==> flow/design.v <==
module riscv_pipe (
	input  wire        CLK,
	input  wire        RSTn,
	output wire [11:0] I_MEM_ADDR,
	input  wire [31:0] I_MEM_DI,
	output wire [11:0] D_MEM_ADDR,
	output wire [31:0] D_MEM_DOUT,
	input  wire [31:0] D_MEM_DI,
	output wire        D_MEM_WEN,
	output wire        RF_WE,
	output wire [4:0]  RF_WA,
	output wire [31:0] RF_WD,
	output wire        HALT
);
	wire [4:0]  ra1, ra2;
	wire [31:0] rd1, rd2;
	RISCV_TOP core (
		.CLK         (CLK),
		.RSTn        (RSTn),
		.I_MEM_CSN   (),
		.I_MEM_DI    (I_MEM_DI),
		.I_MEM_ADDR  (I_MEM_ADDR),
		.D_MEM_CSN   (),
		.D_MEM_DI    (D_MEM_DI),
		.D_MEM_DOUT  (D_MEM_DOUT),
		.D_MEM_ADDR  (D_MEM_ADDR),
		.D_MEM_WEN   (D_MEM_WEN),
		.D_MEM_BE    (),
		.RF_WE       (RF_WE),
		.RF_RA1      (ra1),
		.RF_RA2      (ra2),
		.RF_WA1      (RF_WA),
		.RF_RD1      (rd1),
		.RF_RD2      (rd2),
		.RF_WD       (RF_WD),
		.HALT        (HALT),
		.OUTPUT_PORT ()
	);
	REG_FILE #(
		.DWIDTH (32),
		.MDEPTH (32),
		.AWIDTH (5)
	) rf (
		.CLK  (CLK),
		.WE   (RF_WE),
		.RSTn (RSTn),
		.RA1  (ra1),
		.RA2  (ra2),
		.WA   (RF_WA),
		.WD   (RF_WD),
		.RD1  (rd1),
		.RD2  (rd2)
	);
endmodule
module RISCV_TOP (
	input wire CLK,
	input wire RSTn,
	output wire I_MEM_CSN,
	input wire [31:0] I_MEM_DI, 
	output reg [11:0] I_MEM_ADDR, 
	output wire D_MEM_CSN,
	input wire [31:0] D_MEM_DI,
	output wire [31:0] D_MEM_DOUT,
	output wire [11:0] D_MEM_ADDR, 
	output wire D_MEM_WEN,
	output wire [3:0] D_MEM_BE,
	output wire RF_WE,
	output wire [4:0] RF_RA1,
	output wire [4:0] RF_RA2,
	output wire [4:0] RF_WA1,
	input wire [31:0] RF_RD1,
	input wire [31:0] RF_RD2,
	output wire [31:0] RF_WD,
	output wire HALT,                    
	output wire [31:0] OUTPUT_PORT       
	);
	assign OUTPUT_PORT = RF_WD;
	reg [11:0] pc;
	reg [11:0] pc1;
	reg [11:0] pc2;
	wire [11:0] Added_pc;
	reg [11:0] Added_pc1;
	reg [11:0] Added_pc2;
	reg [31:0] Added_pc3;
	reg [11:0] nxt_pc;
	reg [31:0] inst;	
	reg [4:0] rd1;
	reg [4:0] rd2;
	reg [4:0] rd3;
	reg [31:0] immed;
	reg [11:0] immed1;	
	reg [31:0] A;
	reg [31:0] B;
	reg [31:0] rt1;
	reg [31:0] rt2;
	reg [31:0] result;
	reg [31:0] ALUOut;
	reg [31:0] preMEMOut;
	reg [31:0] MEMOut;
	reg [1:0] PCSrc;
	reg RegWrite1;
	reg RegWrite2;
	reg RegWrite; 
	reg [2:0] ASrc;
	reg [2:0] BSrc;
	reg [1:0] rtSrc;
	reg [3:0] ALUOP;
	reg [1:0] MEMOutSrc1;
	reg [1:0] MEMOutSrc;
	reg JAL;
	reg JAL1;
	reg JALR;
	reg JALR1;
	reg Branch;
	reg MEMWrite1;
	reg MEMWrite;
	reg LW;
	reg Stall;
	reg Finish;
	reg NOP1;
	reg NOP2;
	reg NOP3;
	reg NOP;
	assign HALT = ((inst == 32'h00008067) && (Finish == 1'b1))? 1'b1 : 1'b0;
	always @(posedge CLK) begin
		if (RSTn == 1'b0) pc <= 12'b0;
		else if (Stall == 1'b1) pc <= pc;
		else pc <= nxt_pc;
	end
	always @(posedge CLK) begin
		if (Stall == 1'b1) pc1 <= pc1;
		else pc1 <= pc;
	end
	always @(posedge CLK) begin
		pc2 <= pc1;
	end
	always @(posedge CLK) begin
		immed1 <= immed[11:0];
	end
	assign Added_pc = pc + 4;
	always @(posedge CLK) begin
		if (Stall == 1'b1) Added_pc1 <= Added_pc1;
		else Added_pc1 <= Added_pc;
	end
	always @(posedge CLK) begin
		Added_pc2 <= Added_pc1;
	end
	always @(posedge CLK) begin
		Added_pc3 <= {{21{Added_pc2[11]}},Added_pc2[10:0]};
	end
	always @(*) begin
		if ((JAL1 == 1'b1) || ((Branch == 1'b1) && (result[0] == 1'b1))) PCSrc = 2'b01;
		else if (JALR1 == 1'b1) PCSrc = 2'b10;
		else PCSrc = 2'b00;
	end
	always @(*) begin
		case (PCSrc)
			2'b01: nxt_pc = pc2 + immed1;
			2'b10: nxt_pc = result[11:0];
			default: nxt_pc = Added_pc;
		endcase
	end
	always @(*) I_MEM_ADDR = pc;
	assign I_MEM_CSN = ~RSTn;
	always @(posedge CLK) begin
		if (RSTn == 1'b0) begin
			inst <= 32'h00000013;
			NOP1 <= 1'b1;
		end
		else if ((JAL == 1'b1) || (JALR == 1'b1) || (JAL1 == 1'b1) || (JALR1 == 1'b1) || ((Branch == 1'b1) && (result[0] == 1'b1))) begin
			inst <= 32'h00000013;
			NOP1 <= 1'b1;
		end
		else if (Stall == 1'b1) begin
			inst <= inst;
			NOP1 <= NOP1;
		end
		else begin
			inst <= I_MEM_DI;
			NOP1 <= 1'b0;
		end
	end
	assign RF_RA1 = inst[19:15];
	assign RF_RA2 = inst[24:20];
	always @(posedge CLK) begin
		rd1 <= inst[11:7];
	end
	always @(posedge CLK) begin
		rd2 <= rd1;
	end
	always @(posedge CLK) begin
		rd3 <= rd2;
	end
	assign RF_WA1 = rd3;
	assign RF_WD = MEMOut;
	always @(*) begin
		if (((inst[6:0] == 7'b0010011) && (inst[14:12] != 3'b101) && (inst[14:12] != 3'b001)) || (inst[6:0] == 7'b0000011) || (inst[6:0] == 7'b1100111)) 
			immed = {{21{inst[31]}},inst[30:20]};
		else if (inst[6:0] == 7'b1100011) 
			immed = {{20{inst[31]}},inst[7],inst[30:25],inst[11:8],1'b0};
		else if (inst[6:0] == 7'b0100011) 
			immed = {{21{inst[31]}},inst[30:25],inst[11:8],inst[7]};
		else if (inst[6:0] == 7'b1101111) 
			immed = {{12{inst[31]}},inst[19:12],inst[20],inst[30:21],1'b0};
		else if ((inst[6:0] == 7'b0010011) && ((inst[14:12] == 3'b101) || (inst[14:12] == 3'b001))) 
			immed = {{28{inst[24]}},inst[23:20]};
		else 
			immed = {32{1'b0}};
	end
	assign RF_WE = RegWrite;
	always @(posedge CLK) begin
		if (RSTn == 1'b0) RegWrite2 <= 1'b0;
		else RegWrite2 <= RegWrite1;
	end
	always @(posedge CLK) begin
		if (RSTn == 1'b0) RegWrite <= 1'b0;
		else RegWrite <= RegWrite2;
	end
	always @(posedge CLK) begin
		if (RSTn == 1'b0) RegWrite1 <= 1'b0;
		else if ((inst[6:0] == 7'b1100011) || (inst[6:0] == 7'b0100011) || ((Branch == 1'b1) && (result[0] == 1'b1)) || (Stall == 1'b1)) RegWrite1 <= 1'b0;
		else RegWrite1 <= 1'b1;
	end
	always @(*) begin
		if (inst[6:0] == 7'b1100111) JALR = 1'b1;
		else JALR = 1'b0;
	end
	always @(posedge CLK) begin
		if ((RSTn == 1'b0) || ((Branch == 1'b1) && (result[0] == 1'b1)) || (Stall == 1'b1)) JALR1 <=1'b0;
		else JALR1 <= JALR;
	end
	always @(*) begin
		if (inst[6:0] == 7'b1101111) JAL = 1'b1;
		else JAL = 1'b0;
	end
	always @(posedge CLK) begin
		if ((RSTn == 1'b0) || ((Branch == 1'b1) && (result[0] == 1'b1)) || (Stall == 1'b1)) JAL1 <=1'b0;
		else JAL1 <= JAL;
	end
	always @(posedge CLK) begin
		if ((RSTn == 1'b1) && (inst[6:0] == 7'b1100011) && ((Branch == 1'b0) || (result[0] == 1'b0)) && (Stall == 1'b0)) Branch <= 1'b1;
		else Branch <= 1'b0;
	end
	always @(posedge CLK) begin
		if ((RSTn == 1'b1) && (inst[6:0] == 7'b0000011) && ((Branch == 1'b0) || (result[0] == 1'b0)) && (Stall == 1'b0)) LW <= 1'b1;
		else LW <= 1'b0;
	end
	always @(posedge CLK) begin
		if ((RSTn == 1'b1) && (inst == 32'h00c00093) && ((Branch == 1'b0) || (result[0] == 1'b0)) && (Stall == 1'b0)) Finish <= 1'b1;
		else Finish <= 1'b0;
	end
	always @(posedge CLK) begin
		if ((RSTn == 1'b0) || ((Branch == 1'b1) && (result[0] == 1'b1)) || (Stall == 1'b1)) NOP2 <= 1'b1;
		else NOP2 <= NOP1;
	end
	always @(posedge CLK) begin
		NOP3 <= NOP2;
	end
	always @(posedge CLK) begin
		NOP <= NOP3;
	end
	always @(*) begin
		if ((RegWrite1 == 1'b1) && (inst[19:15] == rd1) && (inst[19:15] != 5'b00000) && (inst[6:0] != 7'b1101111) && (LW == 1'b1)) Stall = 1'b1;
		else if ((RegWrite1 == 1'b1) && (inst[24:20] == rd1) && (inst[24:20] != 5'b00000) && ((inst[6:0] == 7'b0100011) || (inst[6:0] == 7'b0110011) || (inst[6:0] == 7'b1100011)) && (LW == 1'b1)) Stall = 1'b1;
		else Stall = 1'b0;
	end
	always @(*) begin
		if ((RegWrite1 == 1'b1) && (inst[19:15] == rd1) && (inst[19:15] != 5'b00000) && (inst[6:0] != 7'b1101111) && (JAL1 != 1'b1) && (JALR1 != 1'b1)) ASrc = 3'b001;
		else if ((RegWrite2 == 1'b1) && (inst[19:15] == rd2) && (inst[19:15] != 5'b00000) && (inst[6:0] != 7'b1101111)) ASrc = 3'b010;
		else if ((RegWrite == 1'b1) && (inst[19:15] == rd3) && (inst[19:15] != 5'b00000) && (inst[6:0] != 7'b1101111)) ASrc = 3'b011;
		else if((RegWrite1 == 1'b1) && (inst[19:15] == rd1) && (inst[19:15] != 5'b00000) && (inst[6:0] != 7'b1101111) && ((JAL1 == 1'b1) || (JALR1 == 1'b1))) ASrc = 3'b100;
		else ASrc = 3'b000;
	end
	always @(*) begin
		if ((RegWrite1 == 1'b1) && (inst[24:20] == rd1) && (inst[24:20] != 5'b00000) && ((inst[6:0] == 7'b0110011) || (inst[6:0] == 7'b1100011)) && (JAL1 != 1'b1) && (JALR1 != 1'b1)) BSrc = 3'b010;
		else if ((RegWrite2 == 1'b1) && (inst[24:20] == rd2) && (inst[24:20] != 5'b00000) && ((inst[6:0] == 7'b0110011) || (inst[6:0] == 7'b1100011))) BSrc = 3'b011;
		else if ((RegWrite == 1'b1) && (inst[24:20] == rd3) && (inst[24:20] != 5'b00000) && ((inst[6:0] == 7'b0110011) || (inst[6:0] == 7'b1100011))) BSrc = 3'b100;
		else if ((RegWrite1 == 1'b1) && (inst[24:20] == rd1) && (inst[24:20] != 5'b00000) && ((inst[6:0] == 7'b0110011) || (inst[6:0] == 7'b1100011)) && ((JAL1 == 1'b1) || (JALR1 == 1'b1))) BSrc = 3'b101;
		else if ((inst[6:0] == 7'b0110011) || (inst[6:0] == 7'b1100011)) BSrc = 3'b000;
		else BSrc = 3'b001;	
	end
	always @(*) begin
		if ((RegWrite1 == 1'b1) && (inst[24:20] == rd1) && (inst[24:20] != 5'b00000)) rtSrc = 2'b01;
		else if ((RegWrite2 == 1'b1) && (inst[24:20] == rd2) && (inst[24:20] != 5'b00000)) rtSrc = 2'b10;
		else if ((RegWrite == 1'b1) && (inst[24:20] == rd3) && (inst[24:20] != 5'b00000)) rtSrc = 2'b11;
		else rtSrc = 2'b00;	
	end
	always @(posedge CLK) begin
		case (ASrc)
			3'b000: A <= RF_RD1;		
			3'b001: A <= result;
			3'b010: A <= preMEMOut;
			3'b011: A <= MEMOut;
			default: A <= Added_pc2;
		endcase
	end
	always @(posedge CLK) begin
		case (BSrc)
			3'b000: B <= RF_RD2;	
			3'b001: B <= immed;		
			3'b010: B <= result;
			3'b011: B <= preMEMOut;
			3'b100: B <= MEMOut;
			default: B <= Added_pc2;
		endcase
	end
	always @(posedge CLK) begin
		case (rtSrc)
			2'b00: rt1 <= RF_RD2;		
			2'b01: rt1 <= result;
			2'b10: rt1 <= preMEMOut;
			default: rt1 <= MEMOut;
		endcase
	end
	always @(posedge CLK) begin
		rt2 <= rt1;
	end
	always @(posedge CLK) begin
		if ((inst[6:0] == 7'b1101111) || (inst[6:0] == 7'b0000011) || (inst[6:0] == 7'b0100011) || ((inst[6:0] == 7'b0110011) && (inst[14:12] == 3'b000) && (inst[30] == 1'b0)) || ((inst[6:0] == 7'b0010011) && (inst[14:12] == 3'b000)))              
			ALUOP <= 4'b0000;
		else if ((inst[6:0] == 7'b0110011) && (inst[14:12] == 3'b000)  && (inst[30] == 1'b1))
			ALUOP <= 4'b0001;
		else if (((inst[6:0] == 7'b0110011) && (inst[14:12] == 3'b111)) || ((inst[6:0] == 7'b0010011) && (inst[14:12] == 3'b111))) 
			ALUOP <= 4'b0010;
		else if (((inst[6:0] == 7'b0110011) && (inst[14:12] == 3'b110)) || ((inst[6:0] == 7'b0010011) && (inst[14:12] == 3'b110))) 
			ALUOP <= 4'b0011;
		else if (((inst[6:0] == 7'b0110011) && (inst[14:12] == 3'b100)) || ((inst[6:0] == 7'b0010011) && (inst[14:12] == 3'b100))) 
			ALUOP <= 4'b0100;
		else if (((inst[6:0] == 7'b0110011) && (inst[14:12] == 3'b010)) || ((inst[6:0] == 7'b0010011) && (inst[14:12] == 3'b010)) || ((inst[6:0] == 7'b1100011) && (inst[14:12] == 3'b100))) 
			ALUOP <= 4'b0101;
		else if (((inst[6:0] == 7'b0110011) && (inst[14:12] == 3'b011)) || ((inst[6:0] == 7'b0010011) && (inst[14:12] == 3'b011)) || ((inst[6:0] == 7'b1100011) && (inst[14:12] == 3'b110))) 
			ALUOP <= 4'b0110;
		else if (((inst[6:0] == 7'b0110011) && (inst[14:12] == 3'b101) && (inst[30] == 1'b1)) || ((inst[6:0] == 7'b0010011) && (inst[14:12] == 3'b101) && (inst[30] == 1'b1)))              
			ALUOP <= 4'b0111;
		else if (((inst[6:0] == 7'b0110011) && (inst[14:12] == 3'b101) && (inst[30] == 1'b0)) || ((inst[6:0] == 7'b0010011) && (inst[14:12] == 3'b101) && (inst[30] == 1'b0)))              
			ALUOP <= 4'b1000;
		else if (((inst[6:0] == 7'b0110011) && (inst[14:12] == 3'b001)) || ((inst[6:0] == 7'b0010011) && (inst[14:12] == 3'b001)))              
			ALUOP <= 4'b1001;
		else if ((inst[6:0] == 7'b1100011) && (inst[14:12] == 3'b000)) 
			ALUOP <= 4'b1010;
		else if ((inst[6:0] == 7'b1100011) && (inst[14:12] == 3'b001)) 
			ALUOP <= 4'b1011;
		else if ((inst[6:0] == 7'b1100011) && (inst[14:12] == 3'b101)) 
			ALUOP <= 4'b1100;
		else if ((inst[6:0] == 7'b1100011) && (inst[14:12] == 3'b111)) 
			ALUOP <= 4'b1101;
		else if (inst[6:0] == 7'b1100111)
			ALUOP <= 4'b1110;
		else 
			ALUOP <= 4'b1111;
	end
	always @(*) begin
		case (ALUOP)
			4'b0000 : result = A + B;
			4'b0001 : result = A - B;
			4'b0010 : result = A & B;
			4'b0011 : result = A | B;
			4'b0100 : result = A ^ B;
			4'b0101 : result = $signed(A) < $signed(B);
			4'b0110 : result = A < B;
			4'b0111 : result = $signed(A) >>> B[4:0];
			4'b1000 : result = A >> B[4:0];
			4'b1001 : result = A << B[4:0];
			4'b1010 : result = A == B;
			4'b1011 : result = A != B;
			4'b1100 : result = $signed(A) >= $signed(B);
			4'b1101 : result = A >= B;
			4'b1110 : result = (A + B) & 32'hfffffffe;
			default : result = 0;
		endcase
	end
	always @(posedge CLK) begin
		ALUOut <= result;
	end
	assign D_MEM_ADDR = ALUOut[11:0];
	assign D_MEM_DOUT = rt2;
	assign D_MEM_CSN = ~RSTn;
	assign D_MEM_WEN = ~MEMWrite;
	assign D_MEM_BE = 4'b1111;
	always @(posedge CLK) begin
		if ((RSTn == 1'b1) && (inst[6:0] == 7'b0100011) && ((Branch == 1'b0) || (result[0] == 1'b0)) && (Stall == 1'b0)) MEMWrite1 <= 1'b1;
		else MEMWrite1 <= 1'b0;
	end
	always @(posedge CLK) begin
		if (RSTn == 1'b0) MEMWrite <= 1'b0;
		else MEMWrite <= MEMWrite1;
	end
	always @(posedge CLK)begin
		if ((inst[6:0] == 7'b1101111) || (inst[6:0] == 7'b1100111)) MEMOutSrc1 <= 2'b10;
		else if (inst[6:0] == 7'b0000011) MEMOutSrc1 <= 2'b01;
		else MEMOutSrc1 <= 2'b00;
	end 
	always @(posedge CLK) begin
		MEMOutSrc <= MEMOutSrc1;
	end
	always @(*) begin
		case (MEMOutSrc)
			2'b00: preMEMOut = ALUOut;		
			2'b01: preMEMOut = D_MEM_DI;
			default: preMEMOut = Added_pc3;
		endcase
	end
	always @(posedge CLK) begin
		MEMOut <= preMEMOut;
	end
endmodule 
module REG_FILE #(
	parameter DWIDTH = 32,
	parameter MDEPTH = 32,
	parameter AWIDTH = 5
)  (
	input wire CLK,
	input wire WE,
	input wire RSTn,
	input wire [AWIDTH-1:0] RA1, RA2, WA,
	input wire [DWIDTH-1:0] WD,
	output wire [DWIDTH-1:0] RD1, RD2
);
	reg [DWIDTH-1:0] RF [MDEPTH-1:0];
	assign RD1 = RF[RA1];
	assign RD2 = RF[RA2];
	always @(posedge CLK)
	begin
		if (~RSTn)
    		begin
			RF[0] <= 32'b0;
			RF[2] <= 32'hF00;
			RF[3] <= 32'h100;
			RF[1] <= 32'b0;
			RF[4] <= 32'b0;
			RF[5] <= 32'b0;
			RF[6] <= 32'b0;
			RF[7] <= 32'b0;
			RF[8] <= 32'b0;
			RF[9] <= 32'b0;
			RF[10] <= 32'b0;
			RF[11] <= 32'b0;
			RF[12] <= 32'b0;
			RF[13] <= 32'b0;
			RF[14] <= 32'b0;
			RF[15] <= 32'b0;
			RF[16] <= 32'b0;
			RF[17] <= 32'b0;
			RF[18] <= 32'b0;
			RF[19] <= 32'b0;
			RF[20] <= 32'b0;
			RF[21] <= 32'b0;
			RF[22] <= 32'b0;
			RF[23] <= 32'b0;
			RF[24] <= 32'b0;
			RF[25] <= 32'b0;
			RF[26] <= 32'b0;
			RF[27] <= 32'b0;
			RF[28] <= 32'b0;
			RF[29] <= 32'b0;
			RF[30] <= 32'b0;
			RF[31] <= 32'b0;
		end
		else if(WE && (WA != {AWIDTH{1'b0}}))
		begin
        		RF[WA] <= WD;
    		end
	end
endmodule
Reports on riscv_pipe
Tool output for the design above, in the order of the flow.
Line numbers count from 1 in the design file above.
Operators carry their Yosys type and port widths (W data, S select, Z words).
Library cell names are shortened.
The mark - stands for no value.

inputs
  top module = riscv_pipe
  clock port = CLK
  library = sky130hd
  corner = tt_025C_1v80

Word level
Source: Yosys, flattened and elaborated, memories not mapped. Widths are those after wreduce. Print and check cells do not count.
Yosys's memory passes give these memory sizes; they may raise the number of words (mostly to a power of two), join words into wider ones and drop unused or constant bits.

bit counts
  bits in registers = 341
  memory bits (writable) = 1024
  memories = 1
  input port bits = 66
  word-level cells = 289

memory list
  memory  depth  width  line  RTL
  rf.RF   32     32     419   reg [DWIDTH-1:0] RF [MDEPTH-1:0];

cells by class
  add/subtract/negate cells = 4
  magnitude comparators = 4
  eq/ne operators = 53
  shift-type cells = 3
  muxes and demuxes = 61
  bitwise logic cells = 11
  reductions and logical operators = 119

operators with widths
  kind                    count
  $pmux W32 S15           1
  $mux W32                7
  $pmux W32 S5            1
  $pmux W32 S4            1
  $pmux W32 S3            1
  $logic_and A1 B1 Y1     73
  $ge A32 B32 Y1          2
  $lt A32 B32 Y1          2
  $pmux W32 S2            1
  $mux W3                 12
  $logic_or A1 B1 Y1      33
  $eq A32 B16 Y1 const B  1
  $eq A32 B24 Y1 const B  1
  $add A32 B32 Y32        1
  $sub A32 B32 Y32        1
  $eq A32 B32 Y1          1
  $ne A32 B32 Y1          1
  $and A32 B32 Y32        1
  $or A32 B32 Y32         1
  $xor A32 B32 Y32        1
  $shl A32 B5 Y32         1
  $shr A32 B5 Y32         1
  $sshr A32 B5 Y32        1
  $eq A5 B5 Y1            6
  $mux W5                 6
  $eq A4 B4 Y1 const B    7
  $pmux W12 S2            1
  $mux W4                 6

Not listed: further kinds 27, cells in them 83.

Depth
Longest topological path by Yosys (ltp), each cell counted once; first at word level (registers and memories cut), then after technology mapping (sequential cells cut; the memories' decode and read muxes count).

depth
  word-level depth = 15
  ABC_AREA = 0
  gate-level depth with buffers = 19
  gate-level depth less buffers = 14

After synthesis
Source: synth_stat.txt of the flow (Yosys; design flattened, memories mapped). It holds for the ABC_AREA given above (unset counts as 0); a run with the other value may have another netlist.

mapped netlist
  standard cells after synthesis = 5829
  cell area after synthesis = 76254.4 um^2
  sequential area = 38136.6 um^2
  flip-flop cells = 1382
  buffer cells = 572

cells by type
  cell type  count  total area (um^2)
  edfxtp_1   1046   3.14E+04
  mux4_2     688    1.55E+04
  dfxtp_1    336    6.73E+03
  and2_1     999    6.25E+03
  clkbuf_1   437    1.64E+03
  ha_1       109    1.36E+03
  a21oi_1    236    1.18E+03
  nor2_1     303    1.14E+03
  nand2_1    270    1.01E+03
  mux2i_1    80     800.768
  o21ai_0    148    740.71
  mux2_2     59     664.387
  a211oi_1   76     570.547
  inv_1      128    480.461
  o211ai_1   54     405.389
  a222oi_1   32     320.307
  buf_1      84     315.302
  a21o_1     41     307.795

Not listed: further types 82, cells in them 703.
By module: a second synthesis without flattening, with its own total; a netlist apart from the flattened one above.

unflattened totals
  cells (unflattened synthesis) = 7287
  area total of the unflattened synthesis = 77827.1 um^2

Rows give one instance, submodules left out.

modules
  module      instances  cells  area (um^2)  seq. area (um^2)
  REG_FILE    1          4610   55649.6      30749.5
  RISCV_TOP   1          2677   22177.5      7186.9
  riscv_pipe  1          0      0.0          0.0

Path before layout
OpenSTA on the mapped netlist: ideal clock, no wires. The path of least setup slack (recovery checks aside). Input and output delay are each 20% of the period. Register names are those of the netlist, which keeps one name where synthesis merged equal registers.

path post-synthesis
  path type = in2reg
  from = input port RSTn
  to = memory rf.RF[30][0]
  clock period = 6.5 ns
  input delay = 1.300 ns
  setup time = 0.466 ns
  time at the first pin = 1.300 ns
  arrival time = 4.099 ns
  path slack = 1.935 ns
  path delay = 3.265 ns
  driving pins on the path = 4
  path buffers = 2
  synthesis period reached = 4.565 ns

"path delay" is the arrival time less input delay plus setup time.
"driving pins on the path": output pins that drive a net of the path, with the launching flip-flop's if there is one; two outputs of one cell count as two.
"synthesis period reached" = period - worst setup slack (recovery checks aside). The figure is calculated, with input and output delays left at 20% of the set period.
The rows between start and end are the longest chain of elaborated cells between them; the timing report does not say that the signal goes this way. Where chains are equally long, one stands for them.
A line is the first line of the expression or statement that the cell stems from. Yosys adds cells for indexed reads and writes and turns some case tables into memories.
The path ends at the enable pin of a flip-flop; only ways to that pin are counted.

between the ends, post-synthesis
  path through = nand4b_1 -> clkbuf_1 -> clkbuf_1 -> o21ai_0
  length of the longest elaborated chain = 1
  elaborated cells on any way between the ends = 3
  source lines of those cells = 1

RTL lines, path post-synthesis
  what             line  RTL
  start, declared  3     input wire RSTn,
  $mux W5          424   if (~RSTn)
  end, declared    419   reg [DWIDTH-1:0] RF [MDEPTH-1:0];

Worst path after layout
From the final timing report of run B: the path of least setup slack in the routed layout; clock arrival at registers is part of the times.

path post-layout
  path type = reg2reg
  from = register core.B[4]
  to = register (name not given)
  clock period = 7.32 ns
  setup time = 0.09 ns
  time at the first pin = 0.82 ns
  arrival time = 5.84 ns
  path slack = 2.20 ns
  driving pins on the path = 15
  path buffers = 2

A register here has more assigning lines than the two given.

between the ends, post-layout
  path through = dfxtp_1 -> inv_1 -> ha_1 -> nor3_1 -> o21ai_1 -> and4bb_2 -> o21bai_2 -> o31a_1 -> a21oi_1 -> mux4_2 -> a211oi_2 -> buf_4 -> nand3_1 -> buf_4 -> a21oi_1

RTL lines, path post-layout
  what             line  RTL
  start, declared  93    reg [31:0] B;
  start, assigned  300   3'b001: B <= immed;
  start, assigned  301   3'b010: B <= result;

No chain of elaborated cells between the ends is given.

Memo
Re: implementation data of riscv_pipe

Stored flow runs of riscv_pipe (4 of them; Yosys, OpenROAD, sky130hd). They differ in their settings and are not a sequence. Constraints: input delay and output delay 20% of the set period each, output load 0.01 pF.
"achieved clock period (ns)": clock period set for the run, less the worst setup slack. It is reckoned from that one timing run; input and output delays stay at 20% of the period that was set.
"worst setup path time (ns)": the worst setup path's part of the clock period (all of it between registers, 20% less for each end at a port) less its slack. A launch clock that arrives late makes it longer, a capture clock that arrives late makes it shorter.
By "finish__power__total" is meant OpenSTA's value without simulated activity: inputs other than the clock are taken to toggle once in ten clock periods, and the tool carries that through the logic.

settings of run A
{
  "CELL_PAD_IN_SITES_DETAIL_PLACEMENT": 1,
  "CORE_MARGIN": 2,
  "CORE_UTILIZATION": 62,
  "CTS_CLUSTER_SIZE": 86,
  "GPL_TIMING_DRIVEN": 0,
  "SETUP_SLACK_MARGIN": 0.68,
  "period_ns": 5.11,
  "CAP_MARGIN": 20,
  "SLEW_MARGIN": 20
}
report of run A: did not finish, route, GRT-0116

settings of run B
{
  "CAP_MARGIN": 25,
  "CORE_MARGIN": 5,
  "CORE_UTILIZATION": 46,
  "CTS_CLUSTER_DIAMETER": 191,
  "MAX_ROUTING_LAYER": "met5",
  "PLACE_DENSITY": 0.37,
  "SETUP_SLACK_MARGIN": 0.01,
  "period_ns": 7.32,
  "SLEW_MARGIN": 20
}
report of run B
yosys chip area after synthesis (um^2): 76254.4
finish__design__die__area: 174014.0
finish__design__instance__area__stdcell: 85972.5
finish__design__instance__utilization: 0.5217
finish__timing__setup__ws: 2.195
finish__timing__setup__tns: 0.000
finish__timing__hold__ws: 0.324
finish__power__total: 2.141e-02
achieved clock period (ns): 5.125
worst setup path time (ns): 5.12
worst setup path kind: reg2reg

settings of run C
{
  "CORE_UTILIZATION": 55,
  "period_ns": 5.3,
  "CAP_MARGIN": 20,
  "CORE_MARGIN": 2,
  "SLEW_MARGIN": 20
}
report of run C
yosys chip area after synthesis (um^2): 76254.4
finish__design__die__area: 141639.0
finish__design__instance__area__stdcell: 85644.6
finish__design__instance__utilization: 0.6229
finish__timing__setup__ws: 0.585
finish__timing__setup__tns: 0.000
finish__timing__hold__ws: 0.305
finish__power__total: 2.939e-02
achieved clock period (ns): 4.715
worst setup path time (ns): 4.72
worst setup path kind: reg2reg

settings of run D
{
  "ABC_AREA": 1,
  "CAP_MARGIN": 40,
  "CELL_PAD_IN_SITES_DETAIL_PLACEMENT": 1,
  "CELL_PAD_IN_SITES_GLOBAL_PLACEMENT": 3,
  "CORE_ASPECT_RATIO": 0.95,
  "CORE_UTILIZATION": 30,
  "HOLD_SLACK_MARGIN": 0.04,
  "SETUP_SLACK_MARGIN": 1.6,
  "period_ns": 6.5,
  "CORE_MARGIN": 2,
  "SLEW_MARGIN": 20
}
report of run D
yosys chip area after synthesis (um^2): 76906.3
finish__design__die__area: 260421.0
finish__design__instance__area__stdcell: 88421.1
finish__design__instance__utilization: 0.3461
finish__timing__setup__ws: 1.707
finish__timing__setup__tns: 0.000
finish__timing__hold__ws: 0.325
finish__power__total: 2.569e-02
achieved clock period (ns): 4.793
worst setup path time (ns): 4.79
worst setup path kind: reg2reg
